==> flow/design.v <==
module TCAM_TOP (
        input                   CLK
       ,input                   RESET
       ,input                   SEARCH
       ,input                   SETTING
       ,input   [DATA_BITS-1:0] KEY
       ,input   [IDWID-1:0]     SETTING_ID
       ,input   [MASKWID-1:0]   SETTING_MASKID
       ,input   [IDWID-1:0]     SETTING_PRIORITY
       ,output  [IDWID-1:0]     RULEID
       ,output                  SETTING_COMPLETE
       ,output                  SEARCH_COMPLETE
       ,output                  MISMATCH
       ,input                     DDR3_AVL_INIT
       ,input   [SDRAM_DATA-1:0]  DDR3_AVL_READDATA
       ,input                     DDR3_AVL_WAITREQUEST
       ,input                     DDR3_AVL_READDATAVALID
       ,output                    DDR3_AVL_READ
       ,output                    DDR3_AVL_WRITE
       ,output  [SDRAM_ADDR-1:0]  DDR3_AVL_ADDRESS
       ,output  [SDRAM_DATA-1:0]  DDR3_AVL_WRITEDATA
       ,output                    DDR3_AVL_BURSTCOUNT
       ,output                    DDR3_AVL_INITCOMPLETE
	);
    parameter   DATA_BITS = 128;  
    parameter   FRAGMENTS = 8;	 
    parameter   FRAG_BITS = 3;	 
    parameter   IDWID     = 16;   
    parameter   MASKWID   = 18;
    parameter   SDRAM_ADDR = 19;
    parameter   SDRAM_DATA = 256;
    localparam  FRAG_WID  = (DATA_BITS/FRAGMENTS);
    localparam  ADDR_WID  = FRAG_BITS+FRAG_WID;
    localparam  PRIOWID   = IDWID;
    localparam  KWID      = DATA_BITS;
    localparam  SEGWID    = 2+IDWID+MASKWID+KWID+PRIOWID;  
    wire [ DATA_BITS-1:0 ] in_key      = KEY;
    wire [     IDWID-1:0 ] in_id       = SETTING_ID;
    wire [   MASKWID-1:0 ] in_maskid   = SETTING_MASKID;
    wire [   PRIOWID-1:0 ] in_priority = SETTING_PRIORITY;
    wire                 w_read;
    wire                 w_write;
    wire  [ADDR_WID-1:0] w_address;
    wire  [  SEGWID-1:0] w_readdata;
    wire  [  SEGWID-1:0] w_writedata;
    wire                 w_waitrequest;
    wire                 w_readdatavalid;
    TCAM_CONTROLLER
    #( 
        .DATA_BITS            ( DATA_BITS ), 
        .FRAGMENTS            ( FRAGMENTS ), 
        .FRAG_BITS            ( FRAG_BITS ), 
        .IDWID                ( IDWID     ),
        .MASKWID              ( MASKWID   )
    )    
    TCAM_TOP_INST    
    (
        .CLK                  ( CLK              ),
        .RESET                ( RESET            ),
        .SEARCH               ( SEARCH           ),   
        .SETTING              ( SETTING          ),   
        .KEY                  ( in_key           ),   
        .SETTING_ID           ( in_id            ),   
        .SETTING_MASKID       ( in_maskid        ),   
        .SETTING_PRIORITY     ( in_priority      ),   
        .RULEID               ( RULEID           ),   
        .SETTING_COMPLETE     ( SETTING_COMPLETE ),   
        .SEARCH_COMPLETE      ( SEARCH_COMPLETE  ),   
        .MISMATCH             ( MISMATCH         ),   
        .SDRAM_READ           ( w_read           ),
        .SDRAM_WRITE          ( w_write          ),
        .SDRAM_ADDRESS        ( w_address        ),
        .SDRAM_READDATA       ( w_readdata       ),
        .SDRAM_WRITEDATA      ( w_writedata      ),
        .SDRAM_WAITREQUEST    ( w_waitrequest    ),
        .SDRAM_READDATAVALID  ( w_readdatavalid  )
    );
    SDRAM_CONTROLLER  
    #(
        .ADDR_WID                   ( SDRAM_ADDR ),
        .DATA_WID                   ( SDRAM_DATA )
    )	
    SDRAM_CONTROLLER_INST 
    (
        .CLK                        ( CLK                    ),
        .RESET                      ( RESET                  ),
        .AVM_M0_WAITREQUEST         ( DDR3_AVL_WAITREQUEST   ),
        .AVM_M0_READDATA            ( DDR3_AVL_READDATA      ),
        .AVM_M0_READDATAVALID       ( DDR3_AVL_READDATAVALID ),
        .AVM_M0_READ                ( DDR3_AVL_READ          ),
        .AVM_M0_WRITE               ( DDR3_AVL_WRITE         ),
        .AVM_M0_WRITEDATA           ( DDR3_AVL_WRITEDATA     ),
        .AVM_M0_ADDRESS             ( DDR3_AVL_ADDRESS       ),	
        .AVM_M0_BURSTCOUNT          ( DDR3_AVL_BURSTCOUNT    ),
        .AVM_S0_INIT                ( DDR3_AVL_INIT          ),   
        .AVM_S0_READ                ( w_read                 ),   
        .AVM_S0_WRITE               ( w_write                ),   
        .AVM_S0_ADDRESS             ( w_address              ),   
        .AVM_S0_WRITEDATA           ( w_writedata            ),   
        .AVM_S0_READDATA            ( w_readdata             ),   
        .AVM_S0_WAITREQUEST         ( w_waitrequest          ),   
        .AVM_S0_READDATAVALID       ( w_readdatavalid        ),   
        .AVM_S0_INITCOMPLETE        ( DDR3_AVL_INITCOMPLETE  )    
    );
endmodule
module TCAM_CONTROLLER  (
        input                       CLK
       ,input                       RESET
       ,input                       SEARCH
       ,input                       SETTING
       ,input     [    KWID-1:0 ]   KEY
       ,input     [   IDWID-1:0 ]   SETTING_ID
       ,input     [ MASKWID-1:0 ]   SETTING_MASKID
       ,input     [ PRIOWID-1:0 ]   SETTING_PRIORITY
       ,output    [   IDWID-1:0 ]   RULEID
       ,output                      SETTING_COMPLETE
       ,output                      SEARCH_COMPLETE
       ,output                      MISMATCH
       ,input     [   SEGWID-1:0 ]  SDRAM_READDATA
       ,input                       SDRAM_WAITREQUEST
       ,input                       SDRAM_READDATAVALID
       ,output                      SDRAM_READ
       ,output                      SDRAM_WRITE
       ,output    [ ADDR_WID-1:0 ]  SDRAM_ADDRESS
       ,output    [   SEGWID-1:0 ]  SDRAM_WRITEDATA
	);
    parameter   DATA_BITS = 10;  
    parameter   FRAGMENTS = 5;	 
    parameter   FRAG_BITS = 3;	 
    parameter   IDWID     = 2;   
    parameter   MASKWID   = 5;
    localparam  FRAG_WID  = (DATA_BITS/FRAGMENTS);
    localparam  ADDR_WID  = FRAG_BITS+FRAG_WID;
    localparam  PRIOWID   = IDWID;
    localparam  KWID      = DATA_BITS;
    localparam  SEGWID    = 2+IDWID+MASKWID+KWID+PRIOWID;  
    reg                  search_en_sync1;
    reg                  setting_en_sync1;
    reg  [   KWID-1:0]	 key_sync1;
    reg  [  IDWID-1:0]	 setting_id_sync1;
    reg  [MASKWID-1:0]   setting_maskid_sync1;
    reg  [PRIOWID-1:0]   setting_priority_sync1;
    always @(posedge CLK or posedge RESET)
    begin 
        if (RESET) begin 
            key_sync1              <= 0;
            search_en_sync1        <= 0;
            setting_en_sync1       <= 0;
            setting_id_sync1       <= 0;
            setting_maskid_sync1   <= 0;
            setting_priority_sync1 <= 0;
        end 
        else begin
            key_sync1		       <= KEY;
            search_en_sync1        <= SEARCH;
            setting_en_sync1       <= SETTING;
            setting_id_sync1       <= SETTING_ID;
            setting_maskid_sync1   <= SETTING_MASKID;
            setting_priority_sync1 <= SETTING_PRIORITY;
        end
    end
    wire                    w_cntl_searchcomplete;	
    wire                    w_cntl_searchdatavalid;
    wire    [SEGWID-1:0] 	w_confirm_segment;
    wire                    w_compare_complete;
    segment_engine  
    #( 
        .DATA_BITS                  ( DATA_BITS ), 
        .FRAGMENTS                  ( FRAGMENTS ), 
        .FRAG_BITS                  ( FRAG_BITS ), 
        .IDWID                      ( IDWID     ),
        .MASKWID                    ( MASKWID   )
    ) 
    SEGMENTATION_INST   
    (
        .clk                        ( CLK                    ),
        .reset                      ( RESET                  ), 
        .i_search                   ( search_en_sync1        ),
        .i_setting                  ( setting_en_sync1       ),
        .i_key                      ( key_sync1              ),
        .i_setting_id               ( setting_id_sync1       ),
        .i_setting_maskid           ( setting_maskid_sync1   ),
        .i_setting_priority         ( setting_priority_sync1 ),
        .o_search_complete          ( w_cntl_searchcomplete  ),
        .o_setting_complete			( SETTING_COMPLETE       ),
        .o_cntl_m0_searchdatavalid  ( w_cntl_searchdatavalid ),
        .i_sdram_readdata           ( SDRAM_READDATA         ),
        .i_sdram_waitrequest        ( SDRAM_WAITREQUEST      ),
        .i_sdram_readdatavalid		( SDRAM_READDATAVALID    ),
        .o_sdram_read               ( SDRAM_READ             ),
        .o_sdram_write              ( SDRAM_WRITE            ),
        .o_sdram_address            ( SDRAM_ADDRESS          ),
        .o_sdram_writedata          ( SDRAM_WRITEDATA        )
    );
    wire [  IDWID-1:0] w_mask_confirm_id;
    wire [MASKWID-1:0] w_mask_confirm_maskid;
    wire [PRIOWID-1:0] w_mask_confirm_priority;
    wire [   KWID-1:0] w_mask_confirm_key;
    wire               w_mask_confirm_id_update;
    wire               w_mask_complete;
    mask_engine 
    #( 
        .DATA_BITS                  ( DATA_BITS ), 
        .FRAGMENTS                  ( FRAGMENTS ), 
        .FRAG_BITS                  ( FRAG_BITS ), 
        .IDWID                      ( IDWID     ),
        .MASKWID                    ( MASKWID   )
    )
    MASK_ENGINE_INST   
    (
        .clk                        ( CLK                      ),
        .reset                      ( RESET                    ),
        .i_sdram_readdata           ( SDRAM_READDATA           ),
        .o_id                       ( w_mask_confirm_id        ),
        .o_maskid                   ( w_mask_confirm_maskid    ),
        .o_confirm_key              ( w_mask_confirm_key       ),
        .o_priority                 ( w_mask_confirm_priority  ),
        .i_cntl_s0_searchdatavalid  ( w_cntl_searchdatavalid   ),
        .i_segment_complete         ( w_cntl_searchcomplete    ),
        .o_id_update                ( w_mask_confirm_id_update ),
        .o_mask_complete            ( w_mask_complete          )
    );
    wire [KWID-1:0] w_pp_key6;
    ffxkclkx #(6,KWID) pp_search_key (CLK,RESET,key_sync1,w_pp_key6);
    wire [  IDWID-1:0]  w_confirm_prio_ruleid;
    wire [PRIOWID-1:0]  w_confirm_prio_priority;
    wire                w_confirm_complete;
    wire                w_confirm_prio_valid;
    confirm_engine 
    #( 
        .DATA_BITS                  ( DATA_BITS ), 
        .FRAGMENTS                  ( FRAGMENTS ), 
        .FRAG_BITS                  ( FRAG_BITS ), 
        .IDWID                      ( IDWID     ),
        .MASKWID                    ( MASKWID   )
    )
    CONFIRM_ENGINE_INST   
    (
        .clk                        ( CLK                      ),
        .reset                      ( RESET                    ),
        .i_key                      ( w_pp_key6                ),
        .i_id                       ( w_mask_confirm_id        ),
        .i_maskid                   ( w_mask_confirm_maskid    ),
        .i_priority                 ( w_mask_confirm_priority  ),
        .i_confirm_key              ( w_mask_confirm_key       ),
        .o_confirm_ruleid           ( w_confirm_prio_ruleid    ),
        .o_confirm_priority         ( w_confirm_prio_priority  ),
        .i_id_update                ( w_mask_confirm_id_update ),     
        .i_mask_complete            ( w_mask_complete          ),
        .o_confirm_complete         ( w_confirm_complete       ), 
        .o_confirm_valid            ( w_confirm_prio_valid     )
    );
    priority_engine 
    #( 
        .DATA_BITS                  ( DATA_BITS ), 
        .FRAGMENTS                  ( FRAGMENTS ), 
        .FRAG_BITS                  ( FRAG_BITS ), 
        .IDWID                      ( IDWID     ),
        .MASKWID                    ( MASKWID   )
    )
    PRIORITY_ENGINE_INST    
    (   
        .clk                        ( CLK                     ),
        .reset                      ( RESET                   ),
        .i_confirm_ruleid           ( w_confirm_prio_ruleid   ),
        .i_confirm_priority         ( w_confirm_prio_priority ),
        .o_final_id                 ( RULEID                  ), 
        .o_mismatch                 ( MISMATCH                ),
        .i_confirm_valid            ( w_confirm_prio_valid    ),
        .i_confirm_complete         ( w_confirm_complete      ),
        .o_priority_complete        ( SEARCH_COMPLETE         )
    );
endmodule
module SDRAM_CONTROLLER (
        input 		                CLK
       ,input 		                RESET
       ,input                       AVM_M0_WAITREQUEST
       ,input       [DATA_WID-1:0]	AVM_M0_READDATA
       ,input                       AVM_M0_READDATAVALID
       ,output                      AVM_M0_READ
       ,output                      AVM_M0_WRITE
       ,output reg  [DATA_WID-1:0]	AVM_M0_WRITEDATA
       ,output reg  [ADDR_WID-1:0]	AVM_M0_ADDRESS
       ,output      [        10:0]  AVM_M0_BURSTCOUNT
       ,input                       AVM_S0_INIT
       ,input                       AVM_S0_READ
       ,input                       AVM_S0_WRITE
       ,input       [ADDR_WID-1:0]  AVM_S0_ADDRESS
       ,input       [DATA_WID-1:0]  AVM_S0_WRITEDATA
       ,output reg  [DATA_WID-1:0]  AVM_S0_READDATA
       ,output                      AVM_S0_INITCOMPLETE
       ,output                      AVM_S0_WAITREQUEST
       ,output                      AVM_S0_READDATAVALID
	);
    parameter ADDR_WID = 27;
    parameter DATA_WID = 32;
    localparam IDLE  = 2'd0;
    localparam INIT  = 2'd1;
    localparam READ  = 2'd2;
    localparam WRITE = 2'd3;
    reg [ADDR_WID-1:0] 	avs_address_sync1;
    reg [DATA_WID-1:0] 	avs_writedata_sync1;
    reg 				avs_init_sync1;
    reg 				avs_read_sync1;
    reg 				avs_write_sync1;
    always @(posedge CLK or posedge RESET)
    begin 
        if (RESET) begin 
            avs_init_sync1  	<= 0;
            avs_read_sync1  	<= 0;
            avs_write_sync1 	<= 0;
            avs_address_sync1 	<= 0;
            avs_writedata_sync1 <= 0;
        end 
        else begin 
            avs_init_sync1  	<= AVM_S0_INIT;
            avs_read_sync1  	<= AVM_S0_READ;
            avs_write_sync1 	<= AVM_S0_WRITE;
            avs_address_sync1 	<= AVM_S0_ADDRESS;
            avs_writedata_sync1 <= AVM_S0_WRITEDATA;
        end
    end
    wire [ADDR_WID-1:0] max_address;
    assign max_address = {ADDR_WID{1'b1}};
    wire max_avm_address;
    assign max_avm_address = (AVM_M0_ADDRESS == max_address) ? 1'b1 : 1'b0;
    reg [3:0] wr_burst_count;
    reg drv_status_waitrequest;
    reg drv_status_init_complete;
    reg drv_status_readdatavalid;
    reg [1:0] current_state;
    always @(posedge CLK or posedge RESET) 	 
    begin 
        if (RESET) begin
            current_state <= IDLE;
            drv_status_init_complete <= 0;
        end
        else begin
            case (current_state)
                IDLE : begin
                    drv_status_waitrequest   <= 1'b0;
                    drv_status_readdatavalid <= 1'b1;
                    if (avs_init_sync1 == 1) begin
                        AVM_M0_ADDRESS   <= 0;
                        AVM_M0_WRITEDATA <= 0;
                        wr_burst_count 	 <= 0;
                        current_state 	 <= INIT;	 
                        drv_status_init_complete <= 0;
                    end
                    else if (avs_read_sync1 == 1) begin 
                        AVM_M0_ADDRESS <= avs_address_sync1;
                        drv_status_readdatavalid <= 1'b0;
                        current_state  <= READ;	 
                    end 
                    else if (avs_write_sync1 == 1) begin
                        AVM_M0_ADDRESS   <= avs_address_sync1;
                        AVM_M0_WRITEDATA <= avs_writedata_sync1;
                        current_state    <= WRITE;  
                    end
                    else begin
                        AVM_M0_ADDRESS   <= AVM_M0_ADDRESS;
                        AVM_M0_WRITEDATA <= AVM_M0_WRITEDATA;
                        current_state <= IDLE; 	 
                    end
                end
                INIT : begin
                    drv_status_waitrequest <= 1'b1;
                    if (!AVM_M0_WAITREQUEST & !max_avm_address) begin 
                        if (wr_burst_count == 0) begin 
                            AVM_M0_ADDRESS <= AVM_M0_ADDRESS + 1;
                            wr_burst_count <= 0;
                        end
                        else begin 
                            wr_burst_count <= wr_burst_count + 1;
                        end
                    end
                    else if (!AVM_M0_WAITREQUEST & max_avm_address) begin 
                        if (wr_burst_count == 0) begin 
                            drv_status_init_complete <= 1;
                            current_state <= IDLE;	 
                        end
                        else begin 
                            wr_burst_count <= wr_burst_count + 1;
                        end
                    end
                    else begin 
                        wr_burst_count <= wr_burst_count + 1;
                    end 
                end
                READ : begin
                    drv_status_waitrequest <= 1'b1;
                    if (!AVM_M0_WAITREQUEST & !AVM_M0_READDATAVALID) begin
                        current_state <= READ;	 
                    end
                    else if (!AVM_M0_WAITREQUEST & AVM_M0_READDATAVALID) begin
                        drv_status_readdatavalid <= 1'b1;
                        current_state <= IDLE; 
                    end
                    else begin
                        current_state <= READ;  
                    end
                end
                WRITE : begin
                    drv_status_waitrequest <= 1'b1;
                    if (!AVM_M0_WAITREQUEST)	current_state <= IDLE;
                    else 						current_state <= WRITE;  
                end 
                default : begin 
                    current_state <= current_state;
                end 
            endcase
        end
    end 
    assign AVM_M0_BURSTCOUNT = 1;
    assign AVM_M0_WRITE = ((current_state==WRITE || current_state==INIT) && RESET==0) ? 1'b1 : 1'b0;
    assign AVM_M0_READ  = (current_state==READ && RESET==0) ? 1'b1 : 1'b0;
    assign AVM_S0_WAITREQUEST   = drv_status_waitrequest;
    assign AVM_S0_INITCOMPLETE  = drv_status_init_complete;
    assign AVM_S0_READDATAVALID = drv_status_readdatavalid;
    always @(posedge CLK or posedge RESET) 
    begin 
        if 		(RESET)					AVM_S0_READDATA <= 0;
        else if (AVM_M0_READDATAVALID)	AVM_S0_READDATA <= AVM_M0_READDATA;
        else 							AVM_S0_READDATA <= AVM_S0_READDATA;
    end 
endmodule
module segment_engine (
        input 					clk
       ,input 					reset
       ,input                   i_search
       ,input                   i_setting
       ,input   [   KWID-1:0]   i_key
       ,input   [MASKWID-1:0]   i_setting_maskid
       ,input   [PRIOWID-1:0]   i_setting_priority
       ,input   [  IDWID-1:0]   i_setting_id
       ,output                  o_search_complete
       ,output                  o_setting_complete
       ,output                  o_cntl_m0_searchdatavalid
       ,input   [ SEGWID-1:0]   i_sdram_readdata
       ,input                   i_sdram_waitrequest
       ,input                   i_sdram_readdatavalid
       ,output                  o_sdram_read
       ,output                  o_sdram_write
       ,output  [ADDR_WID-1:0]  o_sdram_address
       ,output  [  SEGWID-1:0]  o_sdram_writedata
	);
    parameter   DATA_BITS = 10;  
    parameter   FRAGMENTS = 5;	 
    parameter   FRAG_BITS = 3;	 
    parameter   IDWID     = 2;   
    parameter   MASKWID   = 5;
    localparam  FRAG_WID  = (DATA_BITS/FRAGMENTS);
    localparam  ADDR_WID  = FRAG_BITS+FRAG_WID;
    localparam  PRIOWID   = IDWID;
    localparam  KWID      = DATA_BITS;
    localparam  SEGWID    = 2+IDWID+MASKWID+KWID+PRIOWID;  
	reg 				search_en_sync1;
	reg 				setting_en_sync1;
	reg   [   KWID-1:0]	key_sync1;
	reg   [  IDWID-1:0]	setting_id_sync1;
	reg	  [MASKWID-1:0]	setting_maskid_sync1;
    reg   [PRIOWID-1:0] setting_priority_sync1;
	always @(posedge clk or posedge reset)
	begin 
		if (reset) begin 
			key_sync1 		  	   <= 0;
			search_en_sync1   	   <= 0;
			setting_en_sync1  	   <= 0;
			setting_id_sync1  	   <= 0;
			setting_maskid_sync1   <= 0;
            setting_priority_sync1 <= 0;
		end 
		else begin
			key_sync1		       <= i_key;
			search_en_sync1        <= i_search;
			setting_en_sync1       <= i_setting;
			setting_id_sync1       <= i_setting_id;
			setting_maskid_sync1   <= i_setting_maskid;
            setting_priority_sync1 <= i_setting_priority;
		end
	end 
    wire					w_cntl_load;
    wire 					w_cntl_modify;
    wire					w_cntl_shift;
    wire 					w_cntl_search;
    wire 					w_cntl_modify_done;
    wire   [ADDR_WID-1:0]	w_fragment_key;
    fragmentation  
    #( 
        .DATA_BITS                 ( DATA_BITS          ), 
        .FRAGMENTS                 ( FRAGMENTS          ), 
        .FRAG_BITS                 ( FRAG_BITS          ), 
        .IDWID                     ( IDWID              ),
        .MASKWID                   ( MASKWID            )
    )
    FRAGMENT_INST  
    (
        .clk	                   ( clk                ),
        .reset                     ( reset              ),
        .i_key                     ( key_sync1          ),
        .o_fragment_key            ( w_fragment_key     ),
        .i_load				       ( w_cntl_load        ),
        .i_shift                   ( w_cntl_shift       )
    );
    segment_controller 
    #( 
        .FRAGMENTS                 ( FRAGMENTS                 )  
    )	
    SEGMENT_CONTROLLER_INST   
    (
        .clk                       ( clk                       ),
        .reset                     ( reset                     ), 
        .i_search_enable           ( search_en_sync1           ),
        .i_setting_enable          ( setting_en_sync1          ),
        .o_sdram_read              ( o_sdram_read              ),
        .o_sdram_write             ( o_sdram_write             ),
        .i_sdram_waitrequest       ( i_sdram_waitrequest       ),
        .i_sdram_readdatavalid     ( i_sdram_readdatavalid     ),
        .o_cntl_m0_load            ( w_cntl_load               ),
        .o_cntl_m0_modify          ( w_cntl_modify             ),
        .o_cntl_m0_shift           ( w_cntl_shift              ),
        .i_cntl_m0_modify_done     ( w_cntl_modify_done        ),
        .o_cntl_m0_searchdatavalid ( o_cntl_m0_searchdatavalid ),
        .o_search_complete         ( o_search_complete         ),
        .o_setting_complete        ( o_setting_complete        )
    );
    segment_datapath  
    #( 
        .DATA_BITS                 ( DATA_BITS              ), 
        .FRAGMENTS                 ( FRAGMENTS              ), 
        .FRAG_BITS                 ( FRAG_BITS              ), 
        .IDWID                     ( IDWID                  ),
        .MASKWID                   ( MASKWID                )
    )	
    SEGMENT_DATAPATH_INST  
    (
        .clk					   ( clk                    ),
        .reset					   ( reset                  ), 
        .i_setting_id		       ( setting_id_sync1       ),
        .i_setting_key		       ( key_sync1              ),
        .i_setting_maskid		   ( setting_maskid_sync1   ),
        .i_setting_priority        ( setting_priority_sync1 ),
        .i_fragment_key            ( w_fragment_key         ),
        .i_sdram_readdata          ( i_sdram_readdata       ),		
        .o_sdram_writedata		   ( o_sdram_writedata      ),
        .o_sdram_segment_address   ( o_sdram_address        ), 
        .i_cntl_s0_modify          ( w_cntl_modify          ),
        .o_cntl_s0_modify_done     ( w_cntl_modify_done     )
    );
endmodule
module segment_controller (
        input 		 clk
       ,input 		 reset
       ,input 		 i_search_enable
       ,input		 i_setting_enable
       ,input 		 i_sdram_waitrequest
       ,input 		 i_sdram_readdatavalid
       ,output 	reg	 o_sdram_read
       ,output 	reg	 o_sdram_write
       ,input 		 i_cntl_m0_modify_done
       ,output  	 o_cntl_m0_load
       ,output 	reg  o_cntl_m0_modify
       ,output	reg  o_cntl_m0_shift
       ,output  reg  o_cntl_m0_searchdatavalid
       ,output       o_search_complete
       ,output       o_setting_complete
	);
    parameter  FRAGMENTS = 5;	 
    localparam IDLE        = 4'b0000;  
    localparam SHIFT       = 4'b0001;  
    localparam STABLE_RD_1 = 4'b0010;  
    localparam STABLE_RD_2 = 4'b0011;  
    localparam READ        = 4'b0100;  
    localparam MODIFY      = 4'b0101;  
    localparam STABLE_WR   = 4'b0110;  
    localparam WRITE       = 4'b0111;  
    localparam COUNT       = 4'b1000;  
	reg search_mode;
	reg setting_mode;
	reg [3:0] loop_count;  
	reg [3:0] current_state; 
	always @(posedge clk or posedge reset)
	begin 
		if (reset) begin
			loop_count    <= FRAGMENTS;
			search_mode   <= 0;
			setting_mode  <= 0;
			current_state <= IDLE;
			o_sdram_read     <= 0;
			o_sdram_write    <= 0;
			o_cntl_m0_shift  <= 0;
			o_cntl_m0_modify <= 0;
			o_cntl_m0_searchdatavalid <= 0;
		end
		else begin 
			case (current_state) 
				IDLE : begin
					o_sdram_read     <= 0;
					o_sdram_write    <= 0;
					o_cntl_m0_shift  <= 0;
					o_cntl_m0_modify <= 0;
					o_cntl_m0_searchdatavalid <= 0;
					search_mode <= 0;
					setting_mode <= 0;
					loop_count <= FRAGMENTS;
					if (i_setting_enable) begin
						setting_mode  <= 1'b1;   
						current_state <= SHIFT;	 
					end 
					else if (i_search_enable) begin 
						search_mode    <= 1'b1;   
						current_state  <= SHIFT;  
					end 
					else begin 
						current_state <= IDLE;	 
					end 
				end 
				SHIFT : begin 
					o_cntl_m0_shift <= 1'b1;
					current_state <= STABLE_RD_1;  
				end 
				STABLE_RD_1 : begin
					o_cntl_m0_shift <= 1'b0;
					current_state <= STABLE_RD_2;
				end
				STABLE_RD_2 : begin
					current_state <= READ;
				end
				READ : begin
					o_sdram_read    <= 1'b1;  
					if (i_sdram_waitrequest & !i_sdram_readdatavalid) begin 
						o_sdram_read    <= 1'b0;  
						current_state <= READ;  
					end
					else if (i_sdram_waitrequest & i_sdram_readdatavalid & setting_mode) begin
						o_sdram_read    <= 1'b0;  
						current_state <= MODIFY;  
					end
					else if (i_sdram_waitrequest & i_sdram_readdatavalid & search_mode) begin
						o_sdram_read    <= 1'b0;  
						o_cntl_m0_searchdatavalid <= 1'b1;  
						current_state <= COUNT;  
					end 
					else begin 
						current_state <= READ;  
					end 
				end 
				MODIFY : begin
					o_cntl_m0_modify <= 1'b1;  
					if (i_cntl_m0_modify_done == 1) begin 
						o_cntl_m0_modify <= 1'b0;
						current_state  <= STABLE_WR;  
					end 
					else begin
						current_state <= MODIFY;  
					end 
				end 
				STABLE_WR : begin
					o_cntl_m0_modify <= 1'b0;
					current_state <= WRITE;
				end 
				WRITE : begin
					o_sdram_write    <= 1'b1;
					if 	  (i_sdram_waitrequest) 	current_state <= COUNT;	 
					else 						current_state <= WRITE;
				end 
				COUNT : begin
					o_sdram_read  <= 1'b0;
					o_sdram_write <= 1'b0;
					o_cntl_m0_searchdatavalid <= 1'b0;
					if (loop_count > 1) begin 
						loop_count <= loop_count - 1;
						current_state <= SHIFT;  
					end 
					else begin 
						current_state <= IDLE;  
					end 
				end
				default : begin
					current_state <= current_state;
				end	 
			endcase 
		end 
	end
	assign o_cntl_m0_load 	  = (current_state==IDLE & reset==0) ? 1'b1 : 1'b0;
	assign o_search_complete  = (search_mode==0 	 & reset==0) ? 1'b1 : 1'b0;
	assign o_setting_complete = (setting_mode==0 	 & reset==0) ? 1'b1 : 1'b0;
endmodule 
module segment_datapath (
        input                   clk
       ,input                   reset
       ,input   [  IDWID-1:0]   i_setting_id
       ,input   [   KWID-1:0]   i_setting_key
       ,input   [MASKWID-1:0]   i_setting_maskid
       ,input   [PRIOWID-1:0]   i_setting_priority
       ,input   [ SEGWID-1:0]   i_sdram_readdata    
       ,output  [ SEGWID-1:0]   o_sdram_writedata   
       ,input   [ADDR_WID-1:0]	i_fragment_key
       ,output  [ADDR_WID-1:0]	o_sdram_segment_address  
       ,input                   i_cntl_s0_modify
       ,output                  o_cntl_s0_modify_done
    );
    parameter	DATA_BITS = 10;  
    parameter 	FRAGMENTS = 5;	 
    parameter 	FRAG_BITS = 3;	 
    parameter	IDWID     = 2;   
    parameter   MASKWID   = 5;
    localparam 	FRAG_WID  = (DATA_BITS/FRAGMENTS);
    localparam 	ADDR_WID  = FRAG_BITS+FRAG_WID;
    localparam  PRIOWID   = IDWID;
    localparam 	KWID	  = DATA_BITS;
    localparam 	SEGWID	  = 2+IDWID+MASKWID+KWID+PRIOWID;  
    reg [SEGWID-1:0] sdram_readdata;
    always @(posedge clk or posedge reset)
    begin 
        if (reset) begin 
            sdram_readdata <= 0;
        end
        else begin 
            sdram_readdata <= i_sdram_readdata;
        end 
    end 
    addresspath_orientator 
    #( 
        .DATA_BITS                ( DATA_BITS          ), 
        .FRAGMENTS                ( FRAGMENTS          ), 
        .FRAG_BITS                ( FRAG_BITS          )
    )  
    ADDRESS_ORIENTATOR_INST   
    (
        .clk                      (clk),
        .reset                    (reset), 
        .i_fragment_key           (i_fragment_key),
        .o_sdram_segment_address  (o_sdram_segment_address)  
    );
    status_generator 
    #( 
        .DATA_BITS             ( DATA_BITS            ), 
        .FRAGMENTS             ( FRAGMENTS            ), 
        .FRAG_BITS             ( FRAG_BITS            ), 
        .IDWID                 ( IDWID                ),
        .MASKWID               ( MASKWID              )
    )
    STATUS_GENERATOR_INST   
    (
        .clk                   ( clk                   ),
        .reset                 ( reset                 ), 
        .i_modify              ( i_cntl_s0_modify      ),
        .i_setting_id          ( i_setting_id          ),
        .i_setting_key         ( i_setting_key         ),
        .i_setting_maskid      ( i_setting_maskid      ),  
        .i_setting_priority    ( i_setting_priority    ),
        .i_sdram_readdata      ( sdram_readdata        ),
        .o_sdram_writedata     ( o_sdram_writedata     ),  
        .o_modify_complete     ( o_cntl_s0_modify_done )
    );
endmodule
module addresspath_orientator (
        input						clk,
        input 						reset, 
        input		[ADDR_WID-1:0]	i_fragment_key,
        output 	reg [ADDR_WID-1:0]	o_sdram_segment_address  
	);
    parameter	DATA_BITS = 10;  
    parameter 	FRAGMENTS = 5;	 
    parameter 	FRAG_BITS = 3;	 
    localparam 	FRAG_WID  = (DATA_BITS/FRAGMENTS);
    localparam 	ADDR_WID  = FRAG_BITS+FRAG_WID;
	always @(posedge clk or posedge reset)
	begin 
		if   (reset)	o_sdram_segment_address <= 0;
		else 			o_sdram_segment_address <= i_fragment_key;
	end
endmodule
module status_generator (
        input			            clk
       ,input 			            reset 
       ,input 						i_modify
       ,input       [    KWID-1:0 ] i_setting_key
       ,input  		[   IDWID-1:0 ]	i_setting_id
       ,input 		[ MASKWID-1:0 ]	i_setting_maskid
       ,input       [ PRIOWID-1:0 ] i_setting_priority
       ,input		[  SEGWID-1:0 ]	i_sdram_readdata
       ,output 	reg	[  SEGWID-1:0 ]	o_sdram_writedata
       ,output 	 					o_modify_complete
	);
    parameter   DATA_BITS = 10;  
    parameter   FRAGMENTS = 5;	 
    parameter   FRAG_BITS = 3;	 
    parameter   IDWID     = 2;   
    parameter   MASKWID   = 5;
    localparam  FRAG_WID  = (DATA_BITS/FRAGMENTS);
    localparam  ADDR_WID  = FRAG_BITS+FRAG_WID;
    localparam  PRIOWID   = IDWID;
    localparam  KWID      = DATA_BITS;
    localparam  SEGWID    = 2+IDWID+MASKWID+KWID+PRIOWID;  
    localparam IDLE     = 0;
    localparam MODIFY   = 1;
    localparam COMPLETE = 2;
    wire cell_empty;
    assign cell_empty = ~i_sdram_readdata[SEGWID-2];
    reg [		1:0] current_state;
    reg [SEGWID-1:0] writedata_mod;
    reg				 reg_modify_complete;
    always @(posedge clk or posedge reset) 
    begin 
        if (reset) begin
            writedata_mod <= 0;
            current_state <= IDLE;
            reg_modify_complete	<= 0;
        end
        else begin 
            case (current_state)
                IDLE : begin
                    reg_modify_complete <= 1'b0;
                    if   (i_modify)	current_state <= MODIFY;  
                    else            current_state <= IDLE;  
                end 
                MODIFY : begin
                    reg_modify_complete <= 1'b0;
                    if (cell_empty) begin 
                        writedata_mod <= {2'b01, i_setting_id, i_setting_maskid, i_setting_key, i_setting_priority};
                        reg_modify_complete <= 1'b1;
                        current_state <= COMPLETE;	 
                    end
                    else begin 
                        writedata_mod <= {2'b11, i_sdram_readdata[SEGWID-3:0]};
                        reg_modify_complete <= 1'b1;
                        current_state <= COMPLETE;	 
                    end 
                end 
                COMPLETE : begin 
                    reg_modify_complete <= 1'b1;
                    current_state <= IDLE;  
                end 
                default : begin 
                    writedata_mod <= writedata_mod;
                end 
            endcase 
        end 
    end
    always @(posedge clk or posedge reset)
    begin 
        if (reset) begin 
            o_sdram_writedata <= 0;
        end 
        else if (reg_modify_complete) begin 
            o_sdram_writedata <= writedata_mod;
        end
        else begin 
            o_sdram_writedata <= o_sdram_writedata;
        end 
    end 
    assign o_modify_complete = reg_modify_complete;
endmodule
module fragmentation (
        input                       clk
       ,input                       reset
       ,input       [    KWID-1:0]  i_key
       ,output reg  [ADDR_WID-1:0]  o_fragment_key
       ,input                       i_load
       ,input                       i_shift
	);
    parameter   DATA_BITS = 10;  
    parameter   FRAGMENTS = 5;	 
    parameter   FRAG_BITS = 3;	 
    parameter   IDWID     = 2;   
    parameter   MASKWID   = 5;
    localparam  FRAG_WID  = (DATA_BITS/FRAGMENTS);
    localparam  ADDR_WID  = FRAG_BITS+FRAG_WID;
    localparam  PRIOWID   = IDWID;
    localparam  KWID      = DATA_BITS;
    localparam  SEGWID    = 2+IDWID+MASKWID+KWID+PRIOWID;  
    wire [FRAG_WID-1:0] zeros;
    assign zeros = {FRAG_WID{1'b0}};
    reg [     KWID-1:0] shift_register;
    reg [FRAG_BITS-1:0] prefix_address;
    always @(posedge clk or posedge reset)
    begin 
        if (reset) begin
            o_fragment_key <= 0;		
            shift_register <= 0;
            prefix_address <= 0;
        end 
        else if (i_load) begin 
            shift_register <= i_key;
            prefix_address <= 0;
        end
        else if (i_shift) begin
            prefix_address <= prefix_address + 1;
            o_fragment_key <= {prefix_address, shift_register[FRAG_WID-1:0]};
            shift_register <= {zeros, shift_register[KWID-1:FRAG_WID]};
        end 
        else begin
            prefix_address <= prefix_address;
            shift_register <= shift_register; 
        end
    end 
endmodule
module mask_engine (
        input                         clk
       ,input                         reset
       ,input       [  SEGWID-1:0 ]   i_sdram_readdata    
       ,output      [   IDWID-1:0 ]   o_id
       ,output      [ MASKWID-1:0 ]   o_maskid
       ,output      [    KWID-1:0 ]   o_confirm_key
       ,output      [ PRIOWID-1:0 ]   o_priority
       ,input                         i_cntl_s0_searchdatavalid
       ,input                         i_segment_complete
       ,output                        o_id_update
       ,output                        o_mask_complete
    );
    parameter	DATA_BITS = 10;  
    parameter 	FRAGMENTS = 5;	 
    parameter 	FRAG_BITS = 3;	 
    parameter	IDWID     = 2;   
    parameter   MASKWID   = 5;
    localparam  PRIOWID   = IDWID;
    localparam 	KWID	  = DATA_BITS;
    localparam 	SEGWID	  = 2+IDWID+MASKWID+KWID+PRIOWID;  
    reg               r_id_valid;
    reg [  IDWID-1:0] r_id;
    reg [MASKWID-1:0] r_maskid;
    reg [   KWID-1:0] r_confirm_key;
    reg [PRIOWID-1:0] r_priority;
    always @(posedge clk or posedge reset)
    begin 
        if (reset) begin 
            r_id_valid    <= 'h0;
            r_id          <= 'h0;
            r_maskid      <= 'h0;
            r_priority    <= 'h0;
            r_confirm_key <= 'h0;
        end
        else if (i_cntl_s0_searchdatavalid) begin
            r_id_valid    <= (~i_sdram_readdata[SEGWID-1] & i_sdram_readdata[SEGWID-2]);  
            r_id          <= i_sdram_readdata[       SEGWID-3:KWID+MASKWID+PRIOWID ];
            r_maskid      <= i_sdram_readdata[ KWID+MASKWID+PRIOWID-1:KWID+PRIOWID ];
            r_confirm_key <= i_sdram_readdata[ KWID+PRIOWID-1:PRIOWID ];
            r_priority    <= i_sdram_readdata[      PRIOWID-1:0            ];
        end 
    end
    reg r_searchdatavalid_sync1;
    always @(posedge clk or posedge reset)
    begin 
        if (reset)  r_searchdatavalid_sync1 <= 0;
        else        r_searchdatavalid_sync1 <= i_cntl_s0_searchdatavalid;
    end 
    wire p_searchdatavalid; 
    assign p_searchdatavalid = (i_cntl_s0_searchdatavalid & ~r_searchdatavalid_sync1);
    reg r_segment_complete_sync1;
    always @(posedge clk or posedge reset)
    begin 
        if   (reset) r_segment_complete_sync1 <= 0;
        else         r_segment_complete_sync1 <= i_segment_complete;
    end 
    wire p_segment_complete;
    assign p_segment_complete = (i_segment_complete & ~r_segment_complete_sync1);
    wire p_segment_processing;
    assign p_segment_processing = (~i_segment_complete & r_segment_complete_sync1);
    reg [        1:0] ro_id_valid;
    reg [  IDWID-1:0] ro_id;
    reg [MASKWID-1:0] ro_maskid;
    reg [   KWID-1:0] ro_confirm_key;
    reg [PRIOWID-1:0] ro_priority;
    always @(posedge clk or posedge reset)
    begin 
        if (reset) begin 
            ro_id          <= 'h0;
            ro_maskid      <= 'h0;
            ro_priority    <= 'h0;
            ro_confirm_key <= 'h0;
        end
        else if (p_segment_complete) begin 
            ro_id          <= 'h0;
            ro_maskid      <= 'h0;
            ro_priority    <= 'h0;
            ro_confirm_key <= 'h0;
        end
        else if (r_id_valid) begin 
            ro_id          <= r_id;
            ro_maskid      <= r_maskid;
            ro_priority    <= r_priority;
            ro_confirm_key <= r_confirm_key;
        end  
        else begin 
            ro_id          <= ro_id;
            ro_maskid      <= ro_maskid;
            ro_priority    <= ro_priority;
            ro_confirm_key <= ro_confirm_key;
        end 
    end
    assign o_id          = ro_id;            
    assign o_maskid      = ro_maskid;     
    assign o_priority    = ro_priority;   
    assign o_confirm_key = ro_confirm_key;
    wire w_new_id;
    assign w_new_id = ~p_segment_complete & p_searchdatavalid & r_id_valid;
    reg ro_id_update;
    always @(posedge clk or posedge reset)
    begin 
        if      ( reset        )  ro_id_update <= 1'b0;
        else if ( w_new_id     )  ro_id_update <= 1'b1;
        else if ( ro_id_update )  ro_id_update <= 1'b0;
        else                      ro_id_update <= ro_id_update;
    end 
    assign o_id_update = ro_id_update;
    reg ro_mask_complete;
    always @(posedge clk or posedge reset)
    begin 
        if      ( reset                )  ro_mask_complete <= 1'b0;
        else if ( p_segment_complete   )  ro_mask_complete <= 1'b1;
        else if ( p_segment_processing )  ro_mask_complete <= 1'b0;
        else                              ro_mask_complete <= ro_mask_complete;
    end
    assign o_mask_complete = ro_mask_complete;
endmodule
module confirm_engine (
        input                       clk
       ,input                       reset
       ,input   [     KWID-1:0 ]    i_key
       ,input   [    IDWID-1:0 ]    i_id
       ,input   [  MASKWID-1:0 ]    i_maskid
       ,input   [  PRIOWID-1:0 ]    i_priority
       ,input   [     KWID-1:0 ]    i_confirm_key
       ,output  [    IDWID-1:0 ] 	o_confirm_ruleid
       ,output  [  PRIOWID-1:0 ]    o_confirm_priority
       ,input                       i_id_update       
       ,input                       i_mask_complete
       ,output                      o_confirm_complete
       ,output                      o_confirm_valid
	);
    parameter   DATA_BITS = 10;  
    parameter   FRAGMENTS = 5;	 
    parameter   FRAG_BITS = 3;	 
    parameter   IDWID     = 2;   
    parameter   MASKWID   = 5;
    localparam  FRAG_WID  = (DATA_BITS/FRAGMENTS);
    localparam  PRIOWID   = IDWID;
    localparam  KWID      = DATA_BITS;
    localparam  SEGWID    = 2+IDWID+MASKWID+KWID+PRIOWID;  
    localparam  CNFM_WID  = (DATA_BITS/MASKWID);
    reg r_mask_complete_sync1;
    always @(posedge clk or posedge reset)
    begin 
        if   (reset) r_mask_complete_sync1 <= 0;
        else         r_mask_complete_sync1 <= i_mask_complete;
    end 
    wire p_mask_complete;
    assign p_mask_complete = (i_mask_complete & ~r_mask_complete_sync1);
    wire p_mask_processing;
    assign p_mask_processing = (~i_mask_complete & r_mask_complete_sync1);
    reg [   KWID-1:0] r_key;
    reg [  IDWID-1:0] r_id;
    reg [MASKWID-1:0] r_maskid;
    reg [   KWID-1:0] r_confirm_key;
    reg [PRIOWID-1:0] r_priority; 
    always @(posedge clk or posedge reset)
    begin 
        if (reset) begin 
            r_key         <= 'h0;
            r_id          <= 'h0;
            r_maskid      <= 'h0;
            r_priority    <= 'h0;
            r_confirm_key <= 'h0;
        end 
        else if (p_mask_complete) begin 
            r_key         <= i_key;
            r_id          <= 'h0;
            r_maskid      <= 'h0;
            r_priority    <= 'h0;
            r_confirm_key <= 'h0;
        end 
        else if (i_id_update) begin 
            r_key         <= i_key;
            r_id          <= i_id;
            r_maskid      <= i_maskid;
            r_priority    <= i_priority;
            r_confirm_key <= i_confirm_key;
        end 
        else begin 
            r_key         <= r_key;
            r_id          <= r_id;
            r_maskid      <= r_maskid;
            r_priority    <= r_priority;
            r_confirm_key <= r_confirm_key;
        end 
    end 
    reg [MASKWID-1:0] r_id_match_vector;
    generate 
        genvar mask_idx;
    for (mask_idx = 0; mask_idx < MASKWID; mask_idx=mask_idx+1)
        begin: mask_bit
            always @(posedge clk or posedge reset)
            begin 
                if (reset) begin
                    r_id_match_vector[mask_idx] <= 0;
                end 
                else begin 
                    r_id_match_vector[mask_idx] <= (r_maskid[mask_idx]) ? 1'b1 : (r_confirm_key[(CNFM_WID+(CNFM_WID*mask_idx)-1):(CNFM_WID*mask_idx)] == r_key[(CNFM_WID+(CNFM_WID*mask_idx)-1):(CNFM_WID*mask_idx)]);
                end
            end
        end
    endgenerate
    wire w_id_match;
    assign w_id_match = &r_id_match_vector;
    reg [  IDWID-1:0] ro_confirm_ruleid;
    reg [PRIOWID-1:0] ro_confirm_priority;
    reg               ro_confirm_valid;
    always @(posedge clk or posedge reset)
    begin 
        if      ( reset      )  ro_confirm_ruleid <= 'h0;
        else if ( w_id_match )  ro_confirm_ruleid <= r_id;   
        else                    ro_confirm_ruleid <= ro_confirm_ruleid;
    end
    always @(posedge clk or posedge reset)
    begin 
        if      ( reset      )  ro_confirm_priority <= 'h0;
        else if ( w_id_match )  ro_confirm_priority <= r_priority; 
        else                    ro_confirm_priority <= ro_confirm_priority;
    end 
    always @(posedge clk or posedge reset) 
    begin 
        if      ( reset            )  ro_confirm_valid <= 1'b0;
        else if ( w_id_match       )  ro_confirm_valid <= 1'b1;
        else if ( ro_confirm_valid )  ro_confirm_valid <= 1'b0;
        else                          ro_confirm_valid <= ro_confirm_valid;
    end 
    assign o_confirm_ruleid   = ro_confirm_ruleid;
    assign o_confirm_priority = ro_confirm_priority;
    assign o_confirm_valid    = ro_confirm_valid;
    reg ro_confirm_complete; 
    always @(posedge clk or posedge reset)
    begin 
        if      ( reset             ) ro_confirm_complete <= 1'b0;
        else if ( p_mask_complete   ) ro_confirm_complete <= 1'b1;
        else if ( p_mask_processing ) ro_confirm_complete <= 1'b0;
        else                          ro_confirm_complete <= ro_confirm_complete;
    end 
    assign o_confirm_complete = ro_confirm_complete;
endmodule
module priority_engine (
        input                   clk
       ,input                   reset
       ,input  [   IDWID-1:0 ]  i_confirm_ruleid
       ,input  [ PRIOWID-1:0 ]  i_confirm_priority
       ,output [   IDWID-1:0 ]  o_final_id
       ,output                  o_mismatch
       ,input                   i_confirm_valid
       ,input                   i_confirm_complete
       ,output                  o_priority_complete
    );
    parameter	DATA_BITS = 10;  
    parameter 	FRAGMENTS = 5;	 
    parameter 	FRAG_BITS = 3;	 
    parameter	IDWID     = 2;   
    parameter   MASKWID   = 5;
    localparam  PRIOWID   = IDWID;
    localparam  KWID      = DATA_BITS;
    localparam  SEGWID    = 2+IDWID+MASKWID+KWID+PRIOWID;  
    reg r_confirm_complete_sync1;
    always @(posedge clk or posedge reset)
    begin 
        if   (reset) r_confirm_complete_sync1 <= 0;
        else         r_confirm_complete_sync1 <= i_confirm_complete;
    end 
    wire p_confirm_complete;
    assign p_confirm_complete = (i_confirm_complete & ~r_confirm_complete_sync1);
    wire p_confirm_processing; 
    assign p_confirm_processing = (~i_confirm_complete & r_confirm_complete_sync1);
    reg [  IDWID-1:0] r_confirm_ruleid;
    reg [PRIOWID-1:0] r_confirm_priority;
    always @(posedge clk or posedge reset)
    begin 
        if (reset) begin 
            r_confirm_ruleid   <= 'h0;
            r_confirm_priority <= 'h0;
        end 
        else if (i_confirm_complete) begin 
            r_confirm_ruleid   <= 'h0;
            r_confirm_priority <= 'h0;
        end
        else if (i_confirm_valid) begin 
            r_confirm_ruleid   <= i_confirm_ruleid;
            r_confirm_priority <= i_confirm_priority;
        end  
        else begin 
            r_confirm_ruleid   <= r_confirm_ruleid;  
            r_confirm_priority <= r_confirm_priority;
        end 
    end 
    wire w_id_select; 
    assign w_id_select = (r_confirm_priority > r_stored_priority) ? 1'b1 : 1'b0;
    reg [  IDWID-1:0] r_stored_id; 
    reg [PRIOWID-1:0] r_stored_priority;
    always @(posedge clk or posedge reset)
    begin 
        if (reset) begin 
            r_stored_id       <= 'h0;
            r_stored_priority <= 'h0;
        end 
        else if (p_confirm_complete) begin 
            r_stored_id       <= 'h0;
            r_stored_priority <= 'h0;
        end
        else if (w_id_select) begin 
            r_stored_id       <= r_confirm_ruleid;
            r_stored_priority <= r_confirm_priority;
        end
        else begin 
            r_stored_id       <= r_stored_id;
            r_stored_priority <= r_stored_priority;      
        end 
    end 
    wire w_id_match;
    assign w_id_match = ( i_confirm_valid & ~i_confirm_complete );
    reg ro_mismatch;
    always @(posedge clk or posedge reset)
    begin 
        if      ( reset              ) ro_mismatch <= 1'b1;  
        else if ( p_confirm_complete ) ro_mismatch <= 1'b1;
        else if ( w_id_match         ) ro_mismatch <= 1'b0;
        else                           ro_mismatch <= ro_mismatch;
    end
    assign o_mismatch = ro_mismatch;
    reg ro_priority_complete;
    always @(posedge clk or posedge reset)
    begin 
        if      ( reset                )  ro_priority_complete <= 1'b0;
        else if ( p_confirm_complete   )  ro_priority_complete <= 1'b1;
        else if ( p_confirm_processing )  ro_priority_complete <= 1'b0;
        else                              ro_priority_complete <= 1'b0;
    end
    assign o_priority_complete = ro_priority_complete;
    reg [IDWID-1:0] ro_final_id;
    always @(posedge clk or posedge reset)
    begin 
        if   ( reset )  ro_final_id <= 'h0;
        else            ro_final_id <= r_stored_id;    
    end 
    assign o_final_id = ro_final_id;
endmodule
module ffxkclk
    (
     clk,
     rst,
     idat,
     odat
     );
parameter           K = 3;     
input               clk,
                    rst;
input               idat;
output              odat;
wire                odat;
reg [K-1:0]         shift_dat;
wire [K:0]          shift_in;
assign              shift_in = {shift_dat,idat};
always @ (posedge clk)
    begin
    shift_dat <= shift_in[K-1:0];
    end
assign odat = shift_dat[K-1];
endmodule 
module ffxkclkx
    (
     clk,
     rst,
     idat,
     odat
     );
parameter           K = 3;   
parameter           W = 10;  
input               clk;
input               rst;
input [W-1:0]       idat;
output [W-1:0]      odat;
wire [W-1:0]        odat;
generate
    genvar bit_idx;
for (bit_idx=0;bit_idx<W;bit_idx=bit_idx+1'b1)
    begin: i_bit
    ffxkclk #(K)    flxodat (clk,rst,idat[bit_idx],odat[bit_idx]);
    end
endgenerate
endmodule 
# Tool chain data of TCAM_TOP
# The steps from the RTL of TCAM_TOP to its reports follow in flow order.
# Lines are those of the file above, counted from 1.
# Operators carry their Yosys type and port widths (W data, S select, Z words).
# Cell names lack the library's common part.
inputs:
  top: "TCAM_TOP"
  clock: "CLK"
  library: "sky130hd"
  corner: "tt_025C_1v80"

# Word-level counts
# Counts by Yosys on the flattened word-level netlist (proc, flatten, opt, wreduce; memories kept). Register bits leave out memories and registers merged into their read ports (data or address). Print and check cells are left out.
word_totals:
  reg_bits: 3303
  latchBits: 0
  mem_bits_rw: 0
  rom_bits: 0
  clocked_rd_ports_x_width: 0
  n_memories: 0
  inputBits: 441
  out_inout_bits: 298
  elab_cells: 479
classes:
  add_sub_neg: 4
  multipliers: 0
  n_div: 0
  n_cmp: 2
  equal: 46
  shifts: 0
  mux: 129
  logic: 34
  n_reduce_logical: 46
op_table:
  columns: ["cell", "n"]
  rows:
  - ["$mux W126", 6]
  - ["$mux W256", 2]
  - ["$mux W16", 16]
  - ["$mux W128", 2]
  - ["$mux W180", 1]
  - ["$eq A7 B7 Y1", 18]
  - ["$mux W19", 5]
  - ["$mux W18", 4]
  - ["$mux W1", 55]
  - ["$mux W4", 11]
  - ["$pmux W19 S2", 1]
  - ["$pmux W4 S9", 1]
  - ["$reduce_bool A2 Y1", 17]
  - ["$and A1 B1 Y1", 21]
  - ["$reduce_and A4 Y1", 5]
  - ["$mux W2", 10]
  - ["$add A19 B1 Y19 const B", 1]
  - ["$eq A19 B19 Y1 const B", 1]
  - ["$reduce_and A18 Y1", 1]
  - ["$pmux W1 S2", 9]
  - ["$gt A16 B16 Y1", 1]
  - ["$ne A2 B1 Y1 const B", 8]
  - ["$eq A4 B3 Y1 const B", 4]
  - ["$pmux W4 S2", 2]
  - ["$not A1 Y1", 13]
  - ["$reduce_and A5 Y1", 2]
  - ["$reduce_bool A9 Y1", 1]
  - ["$ne A2 B2 Y1 const B", 4]
# Not listed: further kinds 24, cells in them 39.

# Logic depth
# Yosys ltp: most cells in a row. Word level: on the elaborated netlist, between registers, memories and ports. Mapped: between sequential cells and ports; inverters and the memories' decode and read muxes count.
logic_depth:
  ltp_word: 8
  abc_area: 0
  ltp_mapped: 9
  ltp_nobuf: 7

# Mapped cells and area
# Yosys stat after the flow's synthesis: flattened, memories mapped to cells. It holds for the ABC_AREA given above (unset counts as 0); a run with the other value may have another netlist.
by_type:
  columns: ["type", "n", "type_area_um2"]
  rows:
  - ["dfrtp_1", 2269, 5.68E+04]
  - ["dfxtp_1", 756, 1.51E+04]
  - ["mux2i_1", 709, 7.1E+03]
  - ["mux2_2", 625, 7038]
  - ["edfxtp_1", 205, 6.16E+03]
  - ["nor2_1", 593, 2.23E+03]
  - ["nand2_1", 318, 1.19E+03]
  - ["nor2b_1", 185, 1157.36]
  - ["a21oi_1", 191, 955.917]
  - ["clkbuf_1", 201, 754.474]
  - ["xor2_1", 81, 709.43]
  - ["mux2_1", 59, 664.387]
  - ["xnor2_1", 67, 586.813]
  - ["buf_4", 78, 585.562]
  - ["buf_2", 97, 485.466]
  - ["o21ai_0", 87, 435.418]
  - ["o21ai_1", 72, 360.346]
  - ["ha_1", 24, 300.288]
# Not listed: further types 33, cells in them 194.
mapped:
  cell_count: 6811
  mapped_area_mm2: 0.1039622
  seqArea_mm2: 0.0782013
  ffs: 3235
  buf_cells: 389
# By module: a second synthesis without flattening, with its own total; a netlist apart from the flattened one above.
hier_totals:
  cells_unflattened: 7126
  area_unflattened_mm2: 0.1129784
# Rows give one instance, submodules left out.
by_module:
  columns: ["mod", "n_inst", "n_cells", "area_mm2", "seq_area_mm2"]
  rows:
  - ["SDRAM_CONTROLLER", 1, 1549, 0.0276378, 0.0219273]
  - ["ffxkclk (K=6)", 128, 6, 0.0001201, 0.0001201]
  - ["status_generator", 1, 1167, 0.0150619, 0.00911]
  - ["confirm_engine", 1, 1097, 0.0150432, 0.0088835]
  - ["mask_engine", 1, 963, 0.0143675, 0.0090337]
  - ["fragmentation", 1, 609, 0.0067027, 0.0037536]
  - ["TCAM_CONTROLLER", 1, 181, 0.0045081, 0.0045043]
  - ["segment_datapath", 1, 181, 0.0045081, 0.0045043]
  - ["segment_engine", 1, 181, 0.0045081, 0.0045043]
  - ["priority_engine", 1, 333, 0.0039263, 0.0020782]
  - ["segment_controller (FRAGMENTS=8)", 1, 76, 0.0008571, 0.000503]
  - ["addresspath_orientator", 1, 20, 0.0004792, 0.0004755]
  - ["TCAM_TOP", 1, 1, 0.0000038, 0]
  - ["ffxkclkx", 1, 0, 0, 0]

# Worst setup path after synthesis
# Path of least setup slack by OpenSTA after synthesis, without wires, with an ideal clock, recovery checks aside; 20% of the period is set as input and as output delay. Where synthesis merged equal registers, the netlist keeps one of their names.
synth_timing:
  kind: "input -> register"
  from: "input RESET"
  to: "register SDRAM_CONTROLLER_INST.drv_status_waitrequest"
  tclk_ps: 10000
  input_delay_ps: 2000
  setup_time_ps: 2746
  launch_ps: 2000
  arrival_ps: 48927
  required_time_ps: 7254
  slack_ps: -41673
  path_delay_ps: 49673
  driving_pins: 2
  path_buffers: 1
  synth_period_reached_ps: 51673
# "path_delay_ps" is the arrival time less input delay plus setup time.
# "driving_pins": output pins that drive a net of the path, with the launching flip-flop's if there is one; two outputs of one cell count as two.
# "synth_period_reached_ps" is the clock period less the worst setup slack; recovery checks do not enter. This is arithmetic on one report: input and output delays are still those of the set period (20% each).
# A register here has more assigning lines than the two given.
synth_between:
  cell_sequence: "buf_2 > inv_1"
  elab_chain_cells: 0
  cells_between: 0
  lines_between: 0
synth_lines:
  columns: ["item", "line", "text"]
  rows:
  - ["start, declared", 3, ",input                   RESET"]
  - ["end, assigned", 341, "drv_status_waitrequest   <= 1'b0;"]
  - ["end, assigned", 367, "drv_status_waitrequest <= 1'b1;"]
  - ["end, declared", 328, "reg drv_status_waitrequest;"]

# Timing after layout
# From the final timing report of record 4: the path of least setup slack in the routed layout; clock arrival at registers is part of the times.
# The report prints the path's times to 10 ps; the period is as set.
layout_timing:
  kind: "input -> output"
  from: "input RESET"
  to: "output DDR3_AVL_WRITE"
  tclk_ps: 5620
  input_delay_ps: 1120
  output_delay_ps: 1120
  launch_ps: 1120
  arrival_ps: 2740
  required_time_ps: 4500
  slack_ps: 1760
  driving_pins: 3
  path_buffers: 2
# The rows between start and end are the longest chain of elaborated cells between them; the timing report does not say that the signal goes this way. Where chains are equally long, one stands for them.
# Each line given opens the expression or statement behind the cell; cells for indexed reads and writes are added by Yosys, which also makes memories of some case tables.
layout_between:
  cell_sequence: "clkdlybuf4s50_1 > nor2_1 > clkdlybuf4s50_1"
  elab_chain_cells: 3
  cells_between: 3
  cone_classes: "1 x mux; 1 x logic; 1 x reduce/logical"
layout_lines:
  columns: ["item", "line", "text"]
  rows:
  - ["start, declared", 3, ",input                   RESET"]
  - ["$not A1 Y1", 415, "assign AVM_M0_WRITE = ((current_state==WRITE || current_state==INIT) && RESET==0) ? 1'b1 : 1'b0;"]
  - ["$logic_and A1 B1 Y1", 415, null]
  - ["$mux W1", 415, null]
  - ["end, declared", 19, ",output                    DDR3_AVL_WRITE"]

# TCAM_TOP through Yosys and OpenROAD on sky130hd: 5 stored runs, unordered, with their settings and measured results. The constraints put input and output delay at 20% of the set period each and load the outputs with 0.01 pF.
runs:
  - name: "record 1"
    settings:
      ABC_AREA: 1
      CELL_PAD_IN_SITES_DETAIL_PLACEMENT: 1
      CORE_MARGIN: 10
      CORE_UTILIZATION: 62
      CTS_CLUSTER_SIZE: 93
      MAX_ROUTING_LAYER: "met4"
      MIN_ROUTING_LAYER: "met1"
      PLACE_DENSITY_LB_ADDON: 0.11
      SETUP_SLACK_MARGIN: -0.25
      SLEW_MARGIN: 25
      period_ns: 4.8
      CAP_MARGIN: 20
    outcome: "stopped before the end: routing reported ODB-0269"
  - name: "record 2"
    settings:
      ABC_AREA: 1
      CELL_PAD_IN_SITES_DETAIL_PLACEMENT: 2
      CORE_MARGIN: 10
      CORE_UTILIZATION: 65
      CTS_CLUSTER_DIAMETER: 307
      CTS_CLUSTER_SIZE: 48
      GPL_ROUTABILITY_DRIVEN: 0
      GPL_TIMING_DRIVEN: 0
      MAX_ROUTING_LAYER: "met5"
      PLACE_DENSITY: 0.49
      SETUP_SLACK_MARGIN: 0.1
      period_ns: 4.66
      CAP_MARGIN: 20
      SLEW_MARGIN: 20
    outcome: "stopped before the end: placement reported DPL-0033"
  - name: "record 3"
    settings:
      ABC_AREA: 0
      CELL_PAD_IN_SITES_DETAIL_PLACEMENT: 2
      CORE_MARGIN: 10
      CORE_UTILIZATION: 65
      CTS_CLUSTER_DIAMETER: 307
      CTS_CLUSTER_SIZE: 48
      GPL_ROUTABILITY_DRIVEN: 0
      GPL_TIMING_DRIVEN: 0
      MAX_ROUTING_LAYER: "met5"
      MIN_ROUTING_LAYER: "met2"
      PLACE_DENSITY: 0.49
      SETUP_SLACK_MARGIN: 0.1
      period_ns: 4.66
      CAP_MARGIN: 20
      SLEW_MARGIN: 20
    outcome: "stopped before the end: placement reported a tool error"
  - name: "record 4"
    settings:
      CORE_UTILIZATION: 40
      SETUP_SLACK_MARGIN: 0.73
      period_ns: 5.62
      CAP_MARGIN: 20
      CORE_MARGIN: 2
      SLEW_MARGIN: 20
    results:
      yosys_chip_area_mm2: 0.1039622
      die_mm2: 0.264001
      layout_stdcell_area_mm2: 0.124691
      final_setup_ws_ps: 1755
      hold_ws_ps: 261
  - name: "record 5"
    settings:
      ABC_AREA: 0
      CORE_ASPECT_RATIO: 0.6
      CORE_MARGIN: 9
      CORE_UTILIZATION: 40
      CTS_CLUSTER_SIZE: 99
      MAX_ROUTING_LAYER: "met5"
      MIN_ROUTING_LAYER: "met2"
      SLEW_MARGIN: 10
      period_ns: 10.0
      CAP_MARGIN: 20
    results:
      yosys_chip_area_mm2: 0.1039622
      die_mm2: 0.279183
      layout_stdcell_area_mm2: 0.12353
      final_setup_ws_ps: 4522
      hold_ws_ps: 288
